==> flow/design.v <==
`timescale 1ns / 1ps
module AES_Composite_enc(Kin, Din, Dout, Krdy, Drdy, Kvld, Dvld, EN, BSY, CLK, RSTn, cc_out);  
   input  [127:0] Kin;   
   input [127:0]  Din;   
   output [127:0] Dout;  
   input          Krdy;  
   input          Drdy;  
   output         Kvld;  
   output         Dvld;  
   input          EN;    
   output         BSY;   
   input          CLK;   
   input          RSTn;  
   reg [127:0]    dat,key, rkey;
   reg [15:0]      dat0,dat1,dat2,dat3,dat4,dat5,dat6,dat7;   
   wire [127:0]   dat_next,rkey_next;
   wire [15:0] dat_next0;
   reg [79:0]      rnd;  
   reg [7:0]      rcon; 
   reg            sel;   
   reg            Dvld, Kvld, BSY;
   wire           rst;
	reg [79:0]      store;
   reg            m;
   reg [1:0]      n;
   reg [2:0]      k;
   reg [3:0]      l;
   reg [3:0] d;
   reg [7:0] i;  
   (* keep = "true" *) (* s = "true" *) output reg [31:0] cc_out;
   reg [31:0] R;
   wire [31:0] r;
   wire [31:0] b;
	reg [3:0] j;
	reg on;
assign rst = ~RSTn;
aes_core dut1(sel,i,dat,dat0,dat1,dat2,dat3,dat4,dat5,dat6,rkey_next,dat_next,dat_next0); 
KeyExpantion keyexpantion (.kin(rkey), .kout(rkey_next), .rcon(rcon));
always @(posedge CLK or posedge rst) begin
      if (rst)     Dvld <= 0;
      else if (EN) Dvld <= sel;
   end
   always @(posedge CLK or posedge rst) begin
      if (rst) Kvld <= 0;
      else if (EN) Kvld <= Krdy;
   end
   always @(posedge CLK or posedge rst) begin
      if (rst) BSY <= 0;
      else if (EN) BSY <= Drdy || (rnd[79:1] | sel);
   end  
 always@(posedge CLK or posedge rst)
 begin
  if(rst) i<=8'd0; 
  else if (EN) begin
       if(i[7])         i<=8'd1;
       else if(Drdy)    i<=8'd1;
       else if(~rnd[0]) i<={i[6:0],i[7]};
 end
 end
 always @(posedge CLK or posedge rst) begin
      if (rst)     sel <= 0;
      else if (EN) sel <= rnd[79];
   end
 always @(posedge CLK or posedge rst) begin
      if (rst)
      begin
              dat <= 128'h0;
              dat7<=16'h0;
      end
      else if (EN) begin
         if (Drdy)   
         begin             
         dat <= Din ^ Kin;
         end
         else if ((i[7]) && (~rnd[0]|sel)) 
            begin
            dat <= dat_next;   
            dat7<=dat_next0;   
            end
      end
   end
 always @(posedge CLK or posedge rst) begin
      if (rst)                 dat0 <= 16'h0;
      else if (EN) begin
          if ((i[0]) && (~rnd[0]|sel))  dat0 <= dat_next0;   
      end
   end
 always @(posedge CLK or posedge rst) begin
      if (rst)                 dat1 <= 16'h0;
      else if (EN) begin
          if ((i[1]) && (~rnd[0]|sel))  dat1 <= dat_next0; 
      end
   end
 always @(posedge CLK or posedge rst) begin
      if (rst)                 dat2 <= 16'h0;
      else if (EN) begin
          if ((i[2]) && (~rnd[0]|sel))  dat2 <= dat_next0; 
      end
   end
  always @(posedge CLK or posedge rst) begin
      if (rst)                 dat3 <= 16'h0;
      else if (EN) begin
          if ((i[3]) && (~rnd[0]|sel))  dat3<= dat_next0; 
      end
   end
always @(posedge CLK or posedge rst) begin
      if (rst)                 dat4 <= 16'h0;
      else if (EN) begin
          if ((i[4]) && (~rnd[0]|sel))  dat4<= dat_next0; 
      end
   end
always @(posedge CLK or posedge rst) begin
      if (rst)                 dat5 <= 16'h0;
      else if (EN) begin
          if ((i[5]) && (~rnd[0]|sel))  dat5<= dat_next0; 
      end
   end
always @(posedge CLK or posedge rst) begin
      if (rst)                 dat6 <= 16'h0;
      else if (EN) begin
          if ((i[6]) && (~rnd[0]|sel))  dat6<= dat_next0; 
      end
   end
 assign Dout = dat; 
 always @(posedge CLK or posedge rst) begin
      if (rst)     key <= 128'h0;
      else if (EN)
        if (Krdy)  key <= Kin;
   end
   always @(posedge CLK or posedge rst) begin
      if (rst)         rkey <= 128'h0;
      else if (EN) begin
         if (Krdy)        rkey <= Kin;
         else if (rnd[0] && ~on) rkey <= key;
         else if (i[7] && (~rnd[0]|sel)) rkey <= rkey_next;
      end
   end 
 always @(posedge CLK or posedge rst) begin
     if (rst)          rcon <= 8'h01;
     else if (EN) begin
        if (Drdy)    rcon <= 8'h01;
        else if ((i[7])&& ~rnd[0]) rcon <= xtime(rcon);
     end
   end
   function [7:0] xtime;
      input [7:0] x;
      xtime = (x[7]==1'b0)? {x[6:0],1'b0} : {x[6:0],1'b0} ^ 8'h1B;
   endfunction
	always @(posedge CLK or posedge rst) begin
      if (rst)                 m <= 1'b0;
		else if (m!=1'b0)           m <= 1'b0;
      else if (EN && (~store[0]) && (rnd[8] | rnd[72]) && d[0])   m <= 1'b1;
      else m <= 1'b0;
   end
   always @(posedge CLK or posedge rst) begin
      if (rst)                 n <= 2'b00;
		else if (n!=2'd0)           n <= {1'b0,n[1]};
      else if (EN && (~store[0]) && (rnd[8] | rnd[72]) && d[1])   n <= 2'b10;
		else n <= 2'd0;
   end
   always @(posedge CLK or posedge rst) begin
      if (rst)                 k <= 3'b000;
		else if (k!=3'd0)           k <= {1'b0,k[2:1]};    
      else if (EN && (~store[0]) && (rnd[8] | rnd[72]) && d[2])   k <= 3'b100;
		else k <= 3'd0;
   end
   always @(posedge CLK or posedge rst) begin
      if (rst)                 l <= 4'b0000;
		else if (l!=4'd0)           l <= {1'b0,l[3:1]};
      else if (EN && (~store[0]) && (rnd[8] | rnd[72]) && d[2])   l <= 4'b1000;
		else l <= 4'd0;
   end
	always @ (posedge CLK or posedge rst) begin
	   if (rst) on <= 1'b0;
		else if (rnd[8] | rnd[72] && ~store[0]) on <= 1'b1;
		else if ((!m) && (!n) && (!k) && (!l)) on <= 1'b0;
	end
	wire h = (on && (!m) && (!n) && (!k) && (!l));
	always @(posedge CLK or posedge rst) begin
      if (rst)    begin    rnd <= 80'd1;  store <= 80'd1; end
      else if (EN) begin
         if (Drdy)  begin       rnd <= {rnd[78:0], rnd[79]};  store <= 80'd0; end
         else if ((rnd[8] | rnd[72] && ~store[0]) || h)  begin 
                 if(store==80'd0) begin store <= {rnd[78:0], rnd[79]}; rnd <= 80'd1;  end
                 else if ((!m) && (!n) && (!k) && (!l)) begin rnd <= store; store <= 80'd0; end    
         end
			else if(~rnd[0])  rnd <= {rnd[78:0],rnd[79]};
      end
   end
   assign r = R;
   assign b = cc_out;
   always @ (posedge CLK or posedge rst) begin
   if (rst) R <= 32'hffffffff;
	else R <= cc_out;
   end
    always @ (posedge CLK or posedge rst) begin
      if (rst) j <= 4'd0;
		else if (sel) j <= 4'd0;
      else if (i[7]) j <= j + 4'd1;
      else j <= j;
    end
	wire g = ((|rnd[8:0]) || (j == 4'd9)) && BSY;
	always @ (*) begin
     if (rst) cc_out <= R;
     else if (g) begin  
		 case (dat_next0[1:0]%4)
         2'd0: cc_out[31:0] <= (r[0]==0)?(r[31:0]>>1):(r[31:0]<<1)+r[31:0]+32'd1;
         2'd1: cc_out[31:0] <= (r[0]==0)?(r[31:0]>>1):(r[31:0]<<2)+32'd1;
         2'd2: cc_out[31:0] <= (r[0]==0)?(r[31:0]>>1):(r[31:0]<<2)+r[31:0]+32'd1;
         2'd3: cc_out[31:0] <= (r[0]==0)?(r[31:0]>>1):(r[31:0]<<2)+(r[31:0]<<1)+32'd1;
         default: cc_out <= R;
       endcase
     end
     else cc_out <= R;
    end
	 wire [1:0]  p;
    assign p=cc_out%4;
    always@(*) begin
     case(p)
     0: begin d=4'b0001; end
     1: begin d=4'b0010; end
     2: begin d=4'b0100; end
     3: begin d=4'b1000; end
     endcase
	 end
endmodule
module aes_core(sel,i,dat,din0,din1,din2,din3,din4,din5,din6,k,datout,dout);
input sel;
input [7:0]i;
input [15:0] din0,din1,din2,din3,din4,din5,din6;
output reg[15:0] dout;
input [127:0] dat,k;
output [127:0] datout;
reg [15:0] a;
wire [15:0]b;  
wire [127:0]data,data1,data2;
wire [127:0] rx;  
wire [127:0] rs;  
wire [31:0] mx0,mx1,mx2,mx3;  
wire [31:0] my0,my1,my2,my3;  
masoleh f(a,b);
always@(*)begin 
    case(i)
    8'd1: begin
        a<=dat[127:112];
        dout<=b;
    end
    8'd2: begin
        a<=dat[111:96];
        dout<=b;
    end
    8'd4: begin
        a<=dat[95:80];
        dout<=b;
    end
    8'd8: begin
        a<=dat[79:64];
        dout<=b;
    end
    8'd16: begin
        a<=dat[63:48];
        dout<=b;
    end
    8'd32: begin
        a<=dat[47:32];
        dout<=b;
    end
    8'd64: begin
        a<=dat[31:16];
        dout<=b;
    end
    8'd128: begin
        a<=dat[15:0];
        dout<=b;
    end
	 default: begin
	     a<=dat[15:0];
        dout<=b;
	 end
    endcase
end
row_shift f17(rx,rs);
MixColumns f18(mx0,my0);
MixColumns f19(mx1,my1);
MixColumns f20(mx2,my2);
MixColumns f21(mx3,my3);
 assign data={din0,din1,din2,din3,din4,din5,din6,b};
 assign rx=data;
 assign data1=rs;
 assign {mx0,mx1,mx2,mx3}=data1;
 assign data2={my0,my1,my2,my3};
 assign datout=(sel)?data1^k:data2^k;
endmodule
module MixColumns(x, y);
   input  [31:0]  x;
   output [31:0]  y;
   wire [7:0]    a0, a1, a2, a3;
   wire [7:0]    b0, b1, b2, b3;
   assign a0 = x[31:24];
   assign a1 = x[23:16];
   assign a2 = x[15: 8];
   assign a3 = x[ 7: 0];
   assign b0 = xtime(a0);
   assign b1 = xtime(a1);
   assign b2 = xtime(a2);
   assign b3 = xtime(a3);
   assign y[31:24] =    b0 ^ a1^b1 ^ a2    ^ a3;
   assign y[23:16] = a0        ^b1 ^ a2^b2 ^ a3;
   assign y[15: 8] = a0    ^ a1        ^b2 ^ a3^b3;
   assign y[ 7: 0] = a0^b0 ^ a1    ^ a2        ^b3;
   function [7:0] xtime;
      input [7:0] x;
      xtime = (x[7]==1'b0)? {x[6:0],1'b0} : {x[6:0],1'b0} ^ 8'h1B;
   endfunction
endmodule  
module KeyExpantion (kin, kout, rcon);
   input [127:0]  kin;
   output [127:0] kout;
   input [7:0] 	  rcon;
   wire [31:0]   ws,wr, w0, w1, w2, w3;
   wire [15:0] ws1,ws2;
   masoleh max1({kin[23:16],kin[15:8]},ws1);
   masoleh max2({kin[7:0],kin[31:24]},ws2);
   assign ws={ws1,ws2};
   assign wr = {(ws[31:24] ^ rcon), ws[23:0]};
   assign w0 = wr ^ kin[127:96];
   assign w1 = w0 ^ kin[95:64];
   assign w2 = w1 ^ kin[63:32];
   assign w3 = w2 ^ kin[31:0];
   assign kout = {w0, w1, w2, w3};
endmodule  
module masoleh(x,y);  
input [15:0] x;
output [15:0] y;
wire [7:0] byte_in1, byte_in2;
wire [7:0] byte_out1, byte_out2;
assign byte_in1 = x[15:8];
assign byte_in2 = x[7:0];
Newlight_sbox cm1(byte_in1, byte_out1);
Newlight_sbox cm2(byte_in2, byte_out2);
assign y = {byte_out1, byte_out2};
endmodule
module Newlight_sbox( input [7:0] g,
                      output [7:0] s
    );
wire y1,y2,y3,y4,y5,y6,y7,y8,y9,y10,y11,y12,y13,y14,y15,y16,y17,y18;
wire l1,l2,l3,l4;
wire x1,x2,x3,x4;
wire r1,r2,r3,r4,r5,r6,r7,r8,r9,r10,r11,r12;
In_tf m1 (.g(g),.a0(y1),.a1(y2),.a2(y3),.a3(y4),.b0(y5),.b1(y6),.b2(y7),.b3(y8),
          .a01(y9),.a02(y10),.a13(y11),.a23(y12),.ap(y13),.b01(y14),.b02(y15),.b13(y16),.b23(y17),.bp(y18)   );
expo_comp m2 (.a0(y1) ,.a1(y2),.a2(y3),.a3(y4),.b0(y5),.b1(y6),.b2(y7),.b3(y8),
           .a01(y9),.a02(y10),.a13(y11),.a23(y12),.ap(y13),.b01(y14),.b02(y15),.b13(y16),.b23(y17),.bp(y18),.d0(l1),.d1(l2),.d2(l3),.d3(l4));
Inv_4 m3 (   .d0(l1),.d1(l2),.d2(l3),.d3(l4),.e0(x1),.e1(x2),.e2(x3),.e3(x4)  );
mul_out m4 ( .e0(x1),.e1(x2),.e2(x3),.e3(x4),.a0(y1),.a1(y2),.a2(y3),.a3(y4),.b0(y5),.b1(y6),.b2(y7),.b3(y8),
             .a01(y9),.a02(y10),.a13(y11),.a23(y12),.ap(y13),.b01(y14),.b02(y15),.b13(y16),.b23(y17),.bp(y18),
             .w0(r1),.w1(r2),.w2(r3),.w3(r4),.w4(r5),.w5(r6),.z0(r7),.z1(r8),.z2(r9),.z3(r10),.z4(r11),.z5(r12) );
out_tf m5 (  .w0(r1),.w1(r2),.w2(r3),.w3(r4),.w4(r5),.w5(r6),.z0(r7),.z1(r8),.z2(r9),.z3(r10),.z4(r11),.z5(r12),.s(s));            
endmodule
module In_tf(input [7:0] g,
             output a0,a1,a2,a3,b0,b1,b2,b3,
             output a01,a02,a13,a23,ap,b01,b02,b13,b23,bp
             );
             wire t0,t1;
assign a0 = b3^g[4];
assign a1 = a13^a3;
assign a2 = b3^g[7];
assign a3 = b3^g[1];
assign b0 = g[0];
assign b1 = b01^g[0];
assign b2 = b0^b02;
assign b3 = b23^b2;
assign a01 = a23^ap;
assign a02 = g[7]^g[4];
assign a13 = g[7]^g[2];
assign a23 = g[7]^g[1];
assign ap = g[4]^g[2];
assign b01 = t0^a01;
assign b02 = t1^g[6];
assign b13 = b02^bp;
assign b23 = t1^g[5];
assign bp = b23^b01;
assign t0 = g[3]^g[2];
assign t1 = t0^g[1]; 
endmodule
module expo_comp( input a0,a1,a2,a3,b0,b1,b2,b3,a01,a02,a13,a23,ap,b01,b02,b13,b23,bp,
                  output d0,d1,d2,d3  );
assign d0 = ~(a01&b01)^(~(a02&b02))^(~(a0&b0))^(~(a13|b13));
assign d1 = ~(a01&b01)^(~(a02|b02))^(~(a1&b1))^(~(ap&bp));
assign d2 = ~(a2|b2)^(~(a13&b13))^(~(a23&b23))^(~(a02&b02));
assign d3 = ~(a3&b3)^(~(ap&bp))^(~(a23|b23))^(~(a02&b02));                 
endmodule
module Inv_4( input d0,d1,d2,d3,
              output e0,e1,e2,e3 );
   assign e0 = d3&(d0^d1) | d2&((~d0)|d3);
   assign e1 = (~d2)&d3&(d0^~d1) | d2&(d1|(~d3));           
   assign e2 = d1&(d2^d3) | d0&((~d2)|d1);   
   assign e3 = (~d0)&d1&(d2^~d3) | d0&(d3 | (~d1));       
endmodule
module mul_out( input a0,a1,a2,a3,b0,b1,b2,b3,a01,a02,a13,a23,ap,b01,b02,b13,b23,bp,
                      e0,e1,e2,e3,
                output w0,w1,w2,w3,w4,w5,
                output z0,z1,z2,z3,z4,z5      
    );
  wire e02,e13;
assign  e02 = e0^e2;
assign  e13 = e1^e3;
assign w0 = ~(b1&e0)^(~(b01&e1)); 
assign w1 = ~(b0&e1)^(~(b01&e0));
assign w2 = ~(b3&e2)^(~(b23&e3));
assign w3 = ~(b2&e3)^(~(b23&e2));
assign w4 = ~(b13&e13)^(~(b02&e02));
assign w5 = ~(bp&e13)^(~(b13&e02));
assign z0 = ~(a1&e0)^(~(a01&e1));
assign z1 = ~(a0&e1)^(~(a01&e0));
assign z2 = ~(a3&e2)^(~(a23&e3));
assign z3 = ~(a2&e3)^(~(a23&e2));
assign z4 = ~(a13&e13)^(~(a02&e02));
assign z5 = ~(ap&e13)^(~(a13&e02));   
endmodule
module out_tf( input w0,w1,w2,w3,w4,w5,
               input z0,z1,z2,z3,z4,z5,
               output [7:0] s
                                         );
 wire t2,t3,t4,t5,t6;                                        
 assign t2 = w3^z1^z5;                                        
 assign t3 = w0^w2;
 assign t4 = w3^w5;
 assign t5 = w0^w4;  
 assign t6 = t5^z2;
 assign s[7] = t2^w5;
 assign s[6] = t4^~s[4];
 assign s[5] = t6^~z4;
 assign s[4] = t2^w1;
 assign s[3] = t3^s[4];
 assign s[2] = t6^z0^s[7];
 assign s[1] = t5^t4^s[0];
 assign s[0] = ~(t3^z3^z5);
endmodule
module row_shift(sb,rs);
input [127:0] sb;
output reg [127:0] rs;
always@(sb)
begin
       rs[127:120] = sb[127:120];  
       rs[119:112] = sb[87:80];  
       rs[111:104] = sb[47:40];  
       rs[103:96]  = sb[7:0];    
       rs[95:88]   = sb[95:88];  
       rs[87:80]   = sb[55:48];  
       rs[79:72]   = sb[15:8];   
       rs[71:64]   = sb[103:96]; 
       rs[63:56]   = sb[63:56];  
       rs[55:48]   = sb[23:16];  
       rs[47:40]   = sb[111:104]; 
       rs[39:32]   = sb[71:64];  
       rs[31:24]   = sb[31:24];  
       rs[23:16]   = sb[119:112];  
       rs[15:8]    = sb[79:72];  
       rs[7:0]     = sb[39:32];  
end                 
endmodule
# --- Tool chain data of AES_Composite_enc ---
# What the tools print for AES_Composite_enc, step after step.
# Lines are those of the file above, counted from 1.
# Operators: Yosys type, input widths -> output width; for muxes data width and select width s.
# Library cell names are shortened.
inputs:
  design: "AES_Composite_enc"
  clock_port: "CLK"
  cell_library: "sky130hd"
  lib_corner: "tt_025C_1v80"

# --- After elaboration ---
# Yosys after proc, flatten, opt, wreduce and memory -nomap, before mapping. Memory bits, and registers merged into a memory's read port (data or address), are not among the register bits. Print and check cells are not counted. Equal cells are merged and count once.
bits:
  out_inout_bits: 163
  wordCells: 1231
  reg_bits: 723
  inputBits: 261
op_classes:
  reduce_and_logical: 60
  n_mux: 58
  n_logic: 1061
  n_eq: 17
  add_sub_neg: 8
ops:
  columns: ["operator", "n"]
  rows:
  - ["$mux 128", 6]
  - ["$mux 80", 9]
  - ["$xor 8x8->8", 65]
  - ["$xor 128x128->128", 3]
  - ["$xor 1x1->1", 372]
  - ["$and 1x1->1", 252]
  - ["$not 1->1", 249]
  - ["$mux 32", 6]
  - ["$add 32x1->32 const B", 4]
  - ["$xor 32x32->32", 4]
  - ["$pmux 32 s4", 1]
  - ["$pmux 16 s7", 1]
  - ["$add 32x32->32", 3]
  - ["$mux 5", 17]
  - ["$logic_not 80->1", 1]
  - ["$logic_or 1x79->1", 1]
  - ["$or 79x1->79", 1]
  - ["$or 1x1->1", 74]
  - ["$not 4->4", 17]
  - ["$mux 8", 5]
  - ["$logic_not 32->1", 1]
  - ["$reduce_and 2->1", 13]
  - ["$xnor 1x1->1", 24]
  - ["$logic_and 1x1->1", 24]
  - ["$mux 4", 4]
  - ["$reduce_bool 2->1", 6]
  - ["$pmux 3 s4", 1]
  - ["$reduce_bool 3->1", 3]
# Not listed: further kinds 25, cells in them 37.

# --- Depth ---
# Yosys ltp: most cells in a row. Word level: on the elaborated netlist, between registers, memories and ports. Mapped: between sequential cells and ports; inverters and the memories' decode and read muxes count.
logic_depth:
  ltp_word: 34
  ABC_AREA: 0
  ltp_mapped: 45
  depth_no_buf: 37

# --- Netlist ---
# The flow's flattened synthesis, as Yosys stat reports it; memories are mapped. The netlist is that of the ABC_AREA named above (0 if unset); the other value can give another one.
# Totals and module areas in this step are rounded.
by_type:
  columns: ["type", "n"]
  rows:
  - ["dfrtp_1", 688]
  - ["xnor2_1", 860]
  - ["o21ai_0", 708]
  - ["nand2_1", 932]
  - ["xor2_1", 328]
  - ["a21oi_1", 503]
  - ["nor2_1", 449]
  - ["clkbuf_1", 443]
  - ["mux2_2", 145]
  - ["ha_1", 93]
  - ["dfstp_2", 35]
  - ["a22oi_1", 105]
  - ["a211oi_1", 102]
  - ["xnor3_1", 32]
  - ["mux2i_1", 53]
  - ["nor4_1", 54]
  - ["nand3b_1", 43]
  - ["nor3_1", 61]
# Other cell types: 94; their cells: 832.
mapped:
  seqArea_um2: 18000
  area_um2: 54000
  cell_count: 6466
  buf_cells: 511
  flip_flops: 723
# By module: a second synthesis without flattening, with its own total; a netlist apart from the flattened one above.
hier_totals:
  hier_cells: 5638
  area_unflattened_um2: 54000
# Each row is one instance without its submodules.
by_module:
  columns: ["mod", "seq_area_um2", "n_inst", "area_um2", "n_cells"]
  rows:
  - ["AES_Composite_enc", 18000, 1, 37000, 3881]
  - ["MixColumns", 0.0, 4, 1300, 82]
  - ["aes_core", 0.0, 1, 3400, 394]
  - ["In_tf", 0.0, 6, 330, 29]
  - ["KeyExpantion", 0.0, 1, 1600, 175]
  - ["mul_out", 0.0, 6, 210, 38]
  - ["out_tf", 0.0, 6, 170, 16]
  - ["row_shift", 0.0, 1, 960, 128]
  - ["expo_comp", 0.0, 6, 150, 24]
  - ["Inv_4", 0.0, 6, 94, 15]
  - ["Newlight_sbox", 0.0, 6, 0.0, 0]
  - ["masoleh", 0.0, 3, 0.0, 0]

# --- Worst setup path after synthesis ---
# Path of least setup slack by OpenSTA after synthesis, without wires, with an ideal clock, recovery checks aside; 20% of the period is set as input and as output delay. Where synthesis merged equal registers, the netlist keeps one of their names.
synth_path:
  kind: "reg-to-output"
  startpoint: "reg i[1]"
  endpoint: "out cc_out[16]"
  path_stages: 40
  arrival_ps: 8818
  path_buffers: 5
  output_delay_ps: 2800
  clock_period_ps: 14000
  path_delay_ps: 8818
  setup_slack_ps: 2382
  required_ps: 11200
  synth_period_reached_ps: 11618
# "path_delay_ps" is the arrival time less input delay plus setup time.
# At an output port there is no setup time.
# "path_stages": output pins that drive a net of the path, with the launching flip-flop's if there is one; two outputs of one cell count as two.
# "synth_period_reached_ps" = period - worst setup slack (recovery checks aside). The figure is calculated, with input and output delays left at 20% of the set period.
# The rows between start and end are the longest chain of elaborated cells between them; the timing report does not say that the signal goes this way. Where chains are equally long, one stands for them.
# Each line given opens the expression or statement behind the cell; cells for indexed reads and writes are added by Yosys, which also makes memories of some case tables.
# A register here has more assigning lines than the two given.
synth_via:
  cell_sequence: "dfrtp_1 > buf_6 > or4_4 > or3_4 > and4_1 > buf_2 > nor4_4 > nor2_2 > xnor2_1 > xnor2_1 > ha_1 > or4_1 > a22oi_1 > xnor2_1 > xnor2_1 > xnor2_1 > inv_1 > ha_1 > [4 not listed] > xor2_2 > xnor3_1 > clkbuf_1 > inv_1 > ha_1 > clkbuf_1 > clkinv_1 > a21oi_1 > or2_2 > clkbuf_1 > nor2_1 > nor2_1 > a21oi_1 > o21ai_0 > a21oi_1 > o21ai_0 > o21ai_0 > o21ai_0"
  elab_chain_len: 29
  cone_cells: 141
  cone_classes: "eq/ne (10); mux (4); logic (126); reduce/logical (1)"
synth_lines:
  columns: ["item", "line_no", "text"]
  rows:
  - ["start: declaration", 29, "reg [7:0] i;"]
  - ["start: assignment", 53, "if(rst) i<=8'd0;"]
  - ["start: assignment", 57, "else if(~rnd[0]) i<={i[6:0],i[7]};"]
  - ["$eq 8x7->1", 243, "case(i)"]
  - ["$pmux 16 s7", 243, null]
  - ["$xor 1x1->1", 383, "assign t0 = g[3]^g[2];"]
  - ["$xor 1x1->1", 384, "assign t1 = t0^g[1];"]
  - ["$xor 1x1->1", 379, "assign b02 = t1^g[6];"]
  - ["$xor 1x1->1", 371, "assign b2 = b0^b02;"]
  - ["$xor 1x1->1", 372, "assign b3 = b23^b2;"]
  - ["[14 not listed]", null, null]
  - ["$xor 1x1->1 (2 in a row)", 438, "assign s[0] = ~(t3^z3^z5);"]
  - ["$not 1->1", 438, null]
  - ["$xor 1x1->1", 437, "assign s[1] = t5^t4^s[0];"]
  - ["$eq 2x2->1", 206, "case (dat_next0[1:0]%4)"]
  - ["$pmux 32 s4", 206, null]
  - ["$mux 32", 205, "else if (g) begin"]
  - ["$mux 32", 204, "if (rst) cc_out <= R;"]
  - ["end: declaration", 30, "(* keep = \"true\" *) (* s = \"true\" *) output reg [31:0] cc_out;"]
# Some nets on the timed path still bear RTL names; the line given drives or declares the net.
synth_nets:
  columns: ["net", "line_no"]
  rows:
  - ["dat_next0[0]", 438]

# --- Path in the finished layout ---
# From the final timing report of stored run 1: the path of least setup slack in the routed layout; clock arrival at registers is part of the times.
# The report prints the path's times to 10 ps; the period is as set.
layout_path:
  kind: "reg-to-output"
  startpoint: "reg i[1]"
  endpoint: "out cc_out[19]"
  path_stages: 40
  required_ps: 11200
  arrival_ps: 9640
  path_buffers: 6
  setup_slack_ps: 1560
  clock_period_ps: 14000
  output_delay_ps: 2800
# The rows between start and end are the longest chain of elaborated cells between them; the timing report does not say that the signal goes this way. Where chains are equally long, one stands for them.
# A register here has more assigning lines than the two given.
layout_via:
  cell_sequence: "dfrtp_1 > buf_4 > or4_4 > a211oi_2 > a211oi_2 > nand2_1 > xnor2_1 > and2_4 > xnor2_2 > inv_1 > ha_4 > inv_1 > or3_1 > a22oi_2 > xnor2_1 > xnor2_1 > xnor2_2 > inv_2 > [4 not listed] > buf_4 > nand2_1 > xor2_2 > xnor3_1 > buf_4 > ha_1 > clkinv_1 > a21oi_1 > or2_4 > nor2_2 > nor2_4 > buf_12 > buf_4 > a21oi_1 > o21ai_0 > a221oi_2 > o21ai_0 > clkdlybuf4s50_1"
  elab_chain_len: 29
  cone_cells: 141
  cone_classes: "eq/ne (10); mux (4); logic (126); reduce/logical (1)"
layout_lines:
  columns: ["item", "line_no", "text"]
  rows:
  - ["start: declaration", 29, "reg [7:0] i;"]
  - ["start: assignment", 53, "if(rst) i<=8'd0;"]
  - ["start: assignment", 57, "else if(~rnd[0]) i<={i[6:0],i[7]};"]
  - ["$eq 8x7->1", 243, "case(i)"]
  - ["$pmux 16 s7", 243, null]
  - ["$xor 1x1->1", 383, "assign t0 = g[3]^g[2];"]
  - ["$xor 1x1->1", 384, "assign t1 = t0^g[1];"]
  - ["$xor 1x1->1", 379, "assign b02 = t1^g[6];"]
  - ["$xor 1x1->1", 371, "assign b2 = b0^b02;"]
  - ["$xor 1x1->1", 372, "assign b3 = b23^b2;"]
  - ["[14 not listed]", null, null]
  - ["$xor 1x1->1 (2 in a row)", 438, "assign s[0] = ~(t3^z3^z5);"]
  - ["$not 1->1", 438, null]
  - ["$xor 1x1->1", 437, "assign s[1] = t5^t4^s[0];"]
  - ["$eq 2x2->1", 206, "case (dat_next0[1:0]%4)"]
  - ["$pmux 32 s4", 206, null]
  - ["$mux 32", 205, "else if (g) begin"]
  - ["$mux 32", 204, "if (rst) cc_out <= R;"]
  - ["end: declaration", 30, "(* keep = \"true\" *) (* s = \"true\" *) output reg [31:0] cc_out;"]

# Design AES_Composite_enc on sky130hd. What follows are 6 stored runs of the flow, each under its own settings; their order means nothing. The constraints put input and output delay at 20% of the set period each and load the outputs with 0.01 pF.
# "worst_path_ps" means the part of the period allowed to the worst setup path (the constraints hold back 20% at inputs and 20% at outputs) less its slack; where the path has registers, the arrival times of their clocks count too.
# "worst_path_ps" is known to 10 ps.
# The results are shown rounded.
runs:
  - name: "stored run 1"
    settings:
      CELL_PAD_IN_SITES_DETAIL_PLACEMENT: 2
      CELL_PAD_IN_SITES_GLOBAL_PLACEMENT: 2
      CORE_ASPECT_RATIO: 1.6
      CORE_MARGIN: 7
      CTS_CLUSTER_SIZE: 74
      GPL_ROUTABILITY_DRIVEN: 0
      GPL_TIMING_DRIVEN: 1
      HOLD_SLACK_MARGIN: 0.04
      MAX_ROUTING_LAYER: "met4"
      MIN_ROUTING_LAYER: "met1"
      SETUP_SLACK_MARGIN: 1.51
      SLEW_MARGIN: 20
      period_ns: 14.0
      CAP_MARGIN: 20
      CORE_UTILIZATION: 40
    results:
      yosys.chip_area_um2: 54000
      die_area_um2: 150000
      fin_util_frac: 0.47
      setup_ws_ps: 1600
      total_negative_slack_ps: 0
      hold_ws_ps: 390
      worst_path_ps: 9640
      worst_path_kind: "reg-to-output"
  - name: "stored run 2"
    settings:
      ABC_AREA: 1
      CAP_MARGIN: 25
      CELL_PAD_IN_SITES_GLOBAL_PLACEMENT: 2
      CORE_ASPECT_RATIO: 0.51
      CORE_UTILIZATION: 60
      CTS_CLUSTER_SIZE: 100
      MAX_ROUTING_LAYER: "met5"
      MIN_ROUTING_LAYER: "met1"
      PLACE_DENSITY_LB_ADDON: 0.21
      SETUP_SLACK_MARGIN: 0.7
      SLEW_MARGIN: 15
      TNS_END_PERCENT: 100
      period_ns: 11.2
      CORE_MARGIN: 2
    outcome: "incomplete, placement halted on FLW-0024"
  - name: "stored run 3"
    settings:
      CORE_UTILIZATION: 40
      period_ns: 13.6
      CAP_MARGIN: 20
      CORE_MARGIN: 2
      SLEW_MARGIN: 20
    results:
      yosys.chip_area_um2: 54000
      die_area_um2: 140000
      fin_util_frac: 0.47
      setup_ws_ps: 740
      total_negative_slack_ps: 0
      hold_ws_ps: 380
      worst_path_ps: 10140
      worst_path_kind: "reg-to-output"
  - name: "stored run 4"
    settings:
      CORE_UTILIZATION: 37
      period_ns: 13.6
      CAP_MARGIN: 20
      CORE_MARGIN: 2
      SLEW_MARGIN: 20
    results:
      yosys.chip_area_um2: 54000
      die_area_um2: 150000
      fin_util_frac: 0.43
      setup_ws_ps: 570
      total_negative_slack_ps: 0
      hold_ws_ps: 380
      worst_path_ps: 10310
      worst_path_kind: "reg-to-output"
  - name: "stored run 5"
    settings:
      CELL_PAD_IN_SITES_DETAIL_PLACEMENT: 2
      CORE_ASPECT_RATIO: 1.13
      CORE_UTILIZATION: 45
      CTS_CLUSTER_SIZE: 32
      MIN_ROUTING_LAYER: "met1"
      TNS_END_PERCENT: 70
      period_ns: 16.5
      CAP_MARGIN: 20
      CORE_MARGIN: 2
      SLEW_MARGIN: 20
    outcome: "incomplete, routing halted on ODB-0269"
  - name: "stored run 6"
    settings:
      CELL_PAD_IN_SITES_DETAIL_PLACEMENT: 0
      CORE_ASPECT_RATIO: 0.64
      CORE_UTILIZATION: 45
      CTS_CLUSTER_SIZE: 32
      MIN_ROUTING_LAYER: "met1"
      SETUP_SLACK_MARGIN: 4.12
      TNS_END_PERCENT: 70
      period_ns: 16.5
      CAP_MARGIN: 20
      CORE_MARGIN: 2
      SLEW_MARGIN: 20
    results:
      yosys.chip_area_um2: 54000
      die_area_um2: 120000
      fin_util_frac: 0.53
      setup_ws_ps: 4300
      total_negative_slack_ps: 0
      hold_ws_ps: 380
      worst_path_ps: 8910
      worst_path_kind: "reg-to-output"
